==> flow/design.v <==
module apb_fifo (
    input  wire                   clk,         
    input  wire                   rst,         
    input  wire                   psel,        
    input  wire [3:0]            paddr,       
    input  wire [31:0]            pwdata,      
    input  wire                   penable,     
    input  wire                   pwrite,      
    output reg  [31:0]            prdata,      
    output reg                    pready       
);
parameter DEPTH = 16;   
parameter idle = 0, check_op = 1, write_data = 2, read_data =3,send_ready = 4;
reg [2:0] state;
reg [3:0] addr ;
 reg [31:0] wdata,rdata;
  reg [31:0] mem [0:15];
reg [3:0] wr_ptr;    
reg [3:0] rd_ptr;    
reg [4:0] count;     
reg [1:0] cwait;
always @(posedge clk or negedge rst) begin
    if (rst == 0) begin
        for(int i = 0; i<16;i++)
        begin
        mem[i] <= 0;
        end
        wr_ptr <= 0;
        rd_ptr <= 0;
        count <= 0;
        pready <= 0;
        state   <= idle;
        pready <= 0;
        prdata <= 0;
        addr   <= 0;
        wdata  <= 0;
        rdata  <= 0;
        cwait  <= 0;
    end else begin
        case(state)
        idle:
        begin
            wr_ptr <= 0;
            rd_ptr <= 0;
            count <= 0;
            pready <= 0;
            prdata <= 0;
            addr   <= 0;
            wdata  <= 0;
            rdata  <= 0;
            cwait  <= 0;
            state <= check_op;
        end
        check_op:
        begin
         if (penable && psel && pwrite && count != 15)
         begin 
            state   <= write_data;
            addr    <= paddr;
            wdata   <= pwdata;
         end
         else if (penable && psel && !pwrite && count != 0)
         begin
            state  <= read_data;
            addr   <= paddr;
         end
         else 
            state  <= check_op;
        end
        write_data:
        begin
            mem[addr] <= wdata;
            if(cwait < 2)
            begin
              state <= write_data;
              cwait <= cwait + 1;
            end
            else
            begin
               cwait <= 0;
               pready <= 1'b1;
               state <= send_ready;
               wr_ptr <= wr_ptr + 1;
               count  <= count  + 1;
            end
        end
        read_data : begin
            rdata <= mem[addr];
            if(cwait < 2)
            begin
              state <= read_data;
              cwait <= cwait + 1;
            end
            else
            begin
               cwait <= 0;
               state <= send_ready;
               pready <= 1'b1;
               prdata <= rdata;
               rd_ptr <= rd_ptr + 1;
               count  <= count  - 1;
            end
        end
        send_ready: begin
           state  <= check_op;
           pready <= 1'b0;    
         end
     endcase
     end
   end  
endmodule
# --- Step by step through the tools: apb_fifo ---
# What the tools print for apb_fifo, step after step.
# Line numbers count from 1 in the design file above.
# Operators: Yosys type, input widths -> output width; for muxes data width and select width s.
# Cell names lack the library's common part.
setup:
  top_module: "apb_fifo"
  clk_port: "clk"
  lib: "sky130hd"
  corner: "tt_025C_1v80"

# --- Elaborated design ---
# Counts by Yosys on the flattened word-level netlist (proc, flatten, opt, wreduce). Print and check cells are left out. Cells with the same type and inputs are merged into one.
word_totals:
  input_bits: 41
  word_cells: 111
  reg_bits: 623
  out_inout_bits: 33
classes:
  addsub: 3
  compare: 1
  n_reduce_logical: 37
  mux: 21
  n_eq: 25
op_table:
  columns: ["cell", "n"]
  rows:
  - ["$pmux 32 s16", 1]
  - ["$pmux 32 s2", 3]
  - ["$mux 32", 2]
  - ["$reduce_and 2->1", 20]
  - ["$eq 4x4->1 const B", 8]
  - ["$eq 4x3->1 const B", 4]
  - ["$pmux 5 s3", 1]
  - ["$pmux 3 s4", 1]
  - ["$mux 5", 2]
  - ["$ne 2x2->1 const B", 4]
  - ["$eq 4x2->1 const B", 2]
  - ["$pmux 4 s2", 1]
  - ["$mux 4", 2]
  - ["$eq 3x2->1 const B", 2]
  - ["$reduce_bool 3->1", 2]
  - ["$mux 3", 2]
  - ["$mux 2", 3]
  - ["$logic_and 1x1->1", 5]
  - ["$add 5x1->5 const B", 1]
  - ["$sub 5x1->5 const B", 1]
  - ["$ne 5x4->1 const B", 1]
  - ["$reduce_bool 5->1", 1]
  - ["$reduce_bool 2->1", 2]
  - ["$reduce_or 2->1", 2]
  - ["$eq 4x1->1 const B", 1]
  - ["$logic_not 4->1", 1]
  - ["$reduce_bool 4->1", 1]
  - ["$pmux 2 s2", 1]
# Not listed: further kinds 10, cells in them 10.

# --- Longest topological paths ---
# Yosys ltp: most cells in a row. Word level: on the elaborated netlist, between registers, memories and ports. Mapped: between sequential cells and ports; inverters and the memories' decode and read muxes count.
depth:
  word_depth: 6
  ABC_AREA: 0
  depth_mapped: 9
  depth_no_buf: 7

# --- After synthesis ---
# Source: synth_stat.txt of the flow (Yosys; design flattened, memories mapped). It holds for the ABC_AREA given above (unset counts as 0); a run with the other value may have another netlist.
# Totals and module areas in this step are rounded.
mapped:
  buf_cells: 184
  ffs: 625
  seqArea_mm2: 0.0156
  cells: 2086
  mapped_area_mm2: 0.0278
by_type:
  columns: ["type", "n", "area_total_um2"]
  rows:
  - ["dfrtp_1", 624, 1.56E+04]
  - ["mux2_2", 449, 5.06E+03]
  - ["a22oi_1", 130, 975.936]
  - ["mux2i_1", 70, 700.672]
  - ["a22o_1", 65, 569.296]
  - ["mux2_1", 44, 495.475]
  - ["mux2_4", 30, 450.432]
  - ["buf_2", 70, 350.336]
  - ["o211ai_1", 46, 345.331]
  - ["nor2_1", 87, 326.563]
  - ["a221oi_2", 19, 285.274]
  - ["o21ai_0", 57, 285.274]
  - ["a21oi_1", 56, 280.269]
  - ["clkbuf_1", 74, 277.766]
  - ["nand2_1", 59, 221.462]
  - ["a2bb2oi_1", 24, 210.202]
  - ["o22a_1", 23, 201.443]
  - ["buf_4", 26, 195.187]
# Other cell types: 45; their cells: 133.

# --- Worst setup path after synthesis ---
# OpenSTA on the mapped netlist: ideal clock, no wires. The path of least setup slack (recovery checks aside). Input and output delay are each 20% of the period. Register names are those of the netlist, which keeps one name where synthesis merged equal registers.
synth_path:
  path_kind: "input to register"
  from: "in penable"
  to: "reg wdata[10]"
  launch_ns: 1.000
  arrival_time_ns: 2.024
  setup_time_ns: 0.121
  setup_slack_ns: 2.855
  tclk_ns: 5.0
  required_ns: 4.879
  input_delay_ns: 1.000
  n_path_buf: 3
  path_delay_ns: 1.145
  driving_pins: 7
  period_less_setup_slack_ns: 2.145
# "path_delay_ns" is the arrival time less input delay plus setup time.
# "driving_pins": output pins that drive a net of the path, with the launching flip-flop's if there is one; two outputs of one cell count as two.
# "period_less_setup_slack_ns" is the clock period less the worst setup slack; recovery checks do not enter. This is arithmetic on one report: input and output delays are still those of the set period (20% each).
# The rows between start and end are the longest chain of elaborated cells between them; the timing report does not say that the signal goes this way. Where chains are equally long, one stands for them.
# Each line given opens the expression or statement behind the cell; cells for indexed reads and writes are added by Yosys, which also makes memories of some case tables.
# A register here has more assigning lines than the two given.
synth_via:
  path_cell_list: "and3_1 -> o211a_1 -> clkbuf_1 -> nor2b_1 -> clkbuf_1 -> buf_2 -> a22o_1"
  elab_chain_cells: 5
  cells_between: 7
  cone_classes: "eq/ne (1); mux (2); reduce/logical (4)"
synth_lines:
  columns: ["item", "line_no", "source"]
  rows:
  - ["start, declared", 7, "input  wire                   penable,"]
  - ["$logic_and 1x1->1 (3 in a row)", 56, "if (penable && psel && pwrite && count != 15)"]
  - ["$mux 32", 56, null]
  - ["$pmux 32 s2", 40, "case(state)"]
  - ["end, assigned", 36, "wdata  <= 0;"]
  - ["end, assigned", 60, "wdata   <= pwdata;"]
  - ["end, declared", 16, "reg [31:0] wdata,rdata;"]

# --- Timing after layout ---
# From the final timing report of run 1: the path of least setup slack in the routed layout; clock arrival at registers is part of the times.
layout_path:
  path_kind: "register to register"
  from: "reg addr[2]"
  to: "reg rdata[11]"
  setup_slack_ns: -0.11
  n_path_buf: 3
  arrival_time_ns: 2.68
  tclk_ns: 2.01
  launch_ns: 0.64
  driving_pins: 8
  required_ns: 2.57
  setup_time_ns: 0.08
# The rows between start and end are the longest chain of elaborated cells between them; the timing report does not say that the signal goes this way. Where chains are equally long, one stands for them.
# A register here has more assigning lines than the two given.
layout_via:
  path_cell_list: "dfrtp_1 -> buf_12 -> and2_4 -> buf_12 -> buf_4 -> a22oi_1 -> o211ai_1 -> a2bb2oi_1"
  elab_chain_cells: 3
  cells_between: 18
  cone_classes: "eq/ne (15); mux (2); reduce/logical (1)"
layout_lines:
  columns: ["item", "line_no", "source"]
  rows:
  - ["start, declared", 15, "reg [3:0] addr ;"]
  - ["start, assigned", 59, "addr    <= paddr;"]
  - ["start, assigned", 65, "addr   <= paddr;"]
  - ["$eq 4x4->1", 88, "rdata <= mem[addr];"]
  - ["$pmux 32 s16", 88, null]
  - ["$pmux 32 s2", 40, "case(state)"]
  - ["end, assigned", 37, "rdata  <= 0;"]
  - ["end, assigned", 88, null]
  - ["end, declared", 16, "reg [31:0] wdata,rdata;"]

Module apb_fifo, platform sky130hd: 3 stored runs of the flow (Yosys, OpenROAD) with differing settings, in no particular order. Input and output delays are each 20% of the period that was set; the output load is 0.01 pF.
"achievedPeriod_ns": clock period set for the run, less the worst setup slack. It is reckoned from that one timing run; input and output delays stay at 20% of the period that was set.
"worst_setup_path_time_ns" means the part of the period allowed to the worst setup path (the constraints hold back 20% at inputs and 20% at outputs) less its slack; where the path has registers, the arrival times of their clocks count too.
"totalPower_mw": no workload was simulated; the value follows from the tool's default switching activity.
Results are given in rounded form.

--- run 1 ---
==> flow/run.sh <==
#!/bin/bash
# the make line also repeats the synthesis and layout settings of config.mk as NAME=value (left out here)
make -C /OpenROAD-flow-scripts/flow DESIGN_CONFIG=/design/flow/config.mk WORK_HOME=/design/flow/orfs CLKGATE_MAP_FILE= finish
==> flow/config.mk <==
export PLATFORM = sky130hd
export DESIGN_NAME = apb_fifo
export DESIGN_NICKNAME = apb_fifo
export VERILOG_FILES = /design/flow/design.v
export SDC_FILE = /design/flow/constraint.sdc
export NUM_CORES = 4
export LEC_CHECK = 0
export CAP_MARGIN = 20
export CORE_ASPECT_RATIO = 1.17
export CORE_MARGIN = 7
export CORE_UTILIZATION = 24
export CTS_CLUSTER_SIZE = 39
export MIN_ROUTING_LAYER = met2
export PLACE_DENSITY_LB_ADDON = 0.16
export SLEW_MARGIN = 20
==> flow/constraint.sdc <==
create_clock -name core_clock -period 2.01 [get_ports {clk}]
set_input_delay 0.4020 -clock core_clock [delete_from_list [all_inputs] [get_ports {clk}]]
set_output_delay 0.4020 -clock core_clock [all_outputs]
set_load 0.01 [all_outputs]

==> results, as YAML <==
results:
  setupTns_ns: -0.369
  finalCellArea_mm2: 0.0347
  totalPower_mw: 54.0
  achievedPeriod_ns: 2.120
  worst_setup_path_time_ns: 2.12
  worstPathKind: "register to register"
  util_pct: 30.3
  design_die_area_mm2: 0.126
  fin_ws_ns: -0.110
  synthArea_mm2: 0.0278

--- run 2 ---
==> flow/run.sh <==
#!/bin/bash
# the make line also repeats the synthesis and layout settings of config.mk as NAME=value (left out here)
make -C /OpenROAD-flow-scripts/flow DESIGN_CONFIG=/design/flow/config.mk WORK_HOME=/design/flow/orfs CLKGATE_MAP_FILE= finish
==> flow/config.mk <==
export PLATFORM = sky130hd
export DESIGN_NAME = apb_fifo
export DESIGN_NICKNAME = apb_fifo
export VERILOG_FILES = /design/flow/design.v
export SDC_FILE = /design/flow/constraint.sdc
export NUM_CORES = 4
export LEC_CHECK = 0
export ABC_AREA = 1
export CAP_MARGIN = 20
export CORE_MARGIN = 2
export CORE_UTILIZATION = 40
export HOLD_SLACK_MARGIN = 0.07
export MIN_ROUTING_LAYER = met2
export SETUP_SLACK_MARGIN = 1.29
export SLEW_MARGIN = 20
export TNS_END_PERCENT = 25
==> flow/constraint.sdc <==
create_clock -name core_clock -period 5.0 [get_ports {clk}]
set_input_delay 1.0000 -clock core_clock [delete_from_list [all_inputs] [get_ports {clk}]]
set_output_delay 1.0000 -clock core_clock [all_outputs]
set_load 0.01 [all_outputs]

==> results, as YAML <==
results:
  setupTns_ns: 0.000
  finalCellArea_mm2: 0.0309
  totalPower_mw: 18.7
  achievedPeriod_ns: 3.262
  worst_setup_path_time_ns: 3.26
  worstPathKind: "register to register"
  util_pct: 46.0
  design_die_area_mm2: 0.07
  fin_ws_ns: 1.74
  synthArea_mm2: 0.0271

--- run 3 ---
==> flow/run.sh <==
#!/bin/bash
# the make line also repeats the synthesis and layout settings of config.mk as NAME=value (left out here)
make -C /OpenROAD-flow-scripts/flow DESIGN_CONFIG=/design/flow/config.mk WORK_HOME=/design/flow/orfs CLKGATE_MAP_FILE= finish
==> flow/config.mk <==
export PLATFORM = sky130hd
export DESIGN_NAME = apb_fifo
export DESIGN_NICKNAME = apb_fifo
export VERILOG_FILES = /design/flow/design.v
export SDC_FILE = /design/flow/constraint.sdc
export NUM_CORES = 4
export LEC_CHECK = 0
export ABC_AREA = 1
export CAP_MARGIN = 20
export CELL_PAD_IN_SITES_GLOBAL_PLACEMENT = 2
export CORE_MARGIN = 2
export CORE_UTILIZATION = 40
export HOLD_SLACK_MARGIN = 0.07
export MIN_ROUTING_LAYER = met1
export PLACE_DENSITY_LB_ADDON = 0.26
export SETUP_SLACK_MARGIN = 1.29
export SLEW_MARGIN = 20
export TNS_END_PERCENT = 25
==> flow/constraint.sdc <==
create_clock -name core_clock -period 5.0 [get_ports {clk}]
set_input_delay 1.0000 -clock core_clock [delete_from_list [all_inputs] [get_ports {clk}]]
set_output_delay 1.0000 -clock core_clock [all_outputs]
set_load 0.01 [all_outputs]

==> results, as YAML <==
results:
  setupTns_ns: 0.000
  finalCellArea_mm2: 0.0309
  totalPower_mw: 18.5
  achievedPeriod_ns: 3.152
  worst_setup_path_time_ns: 3.15
  worstPathKind: "register to register"
  util_pct: 46.0
  design_die_area_mm2: 0.07
  fin_ws_ns: 1.85
  synthArea_mm2: 0.0271
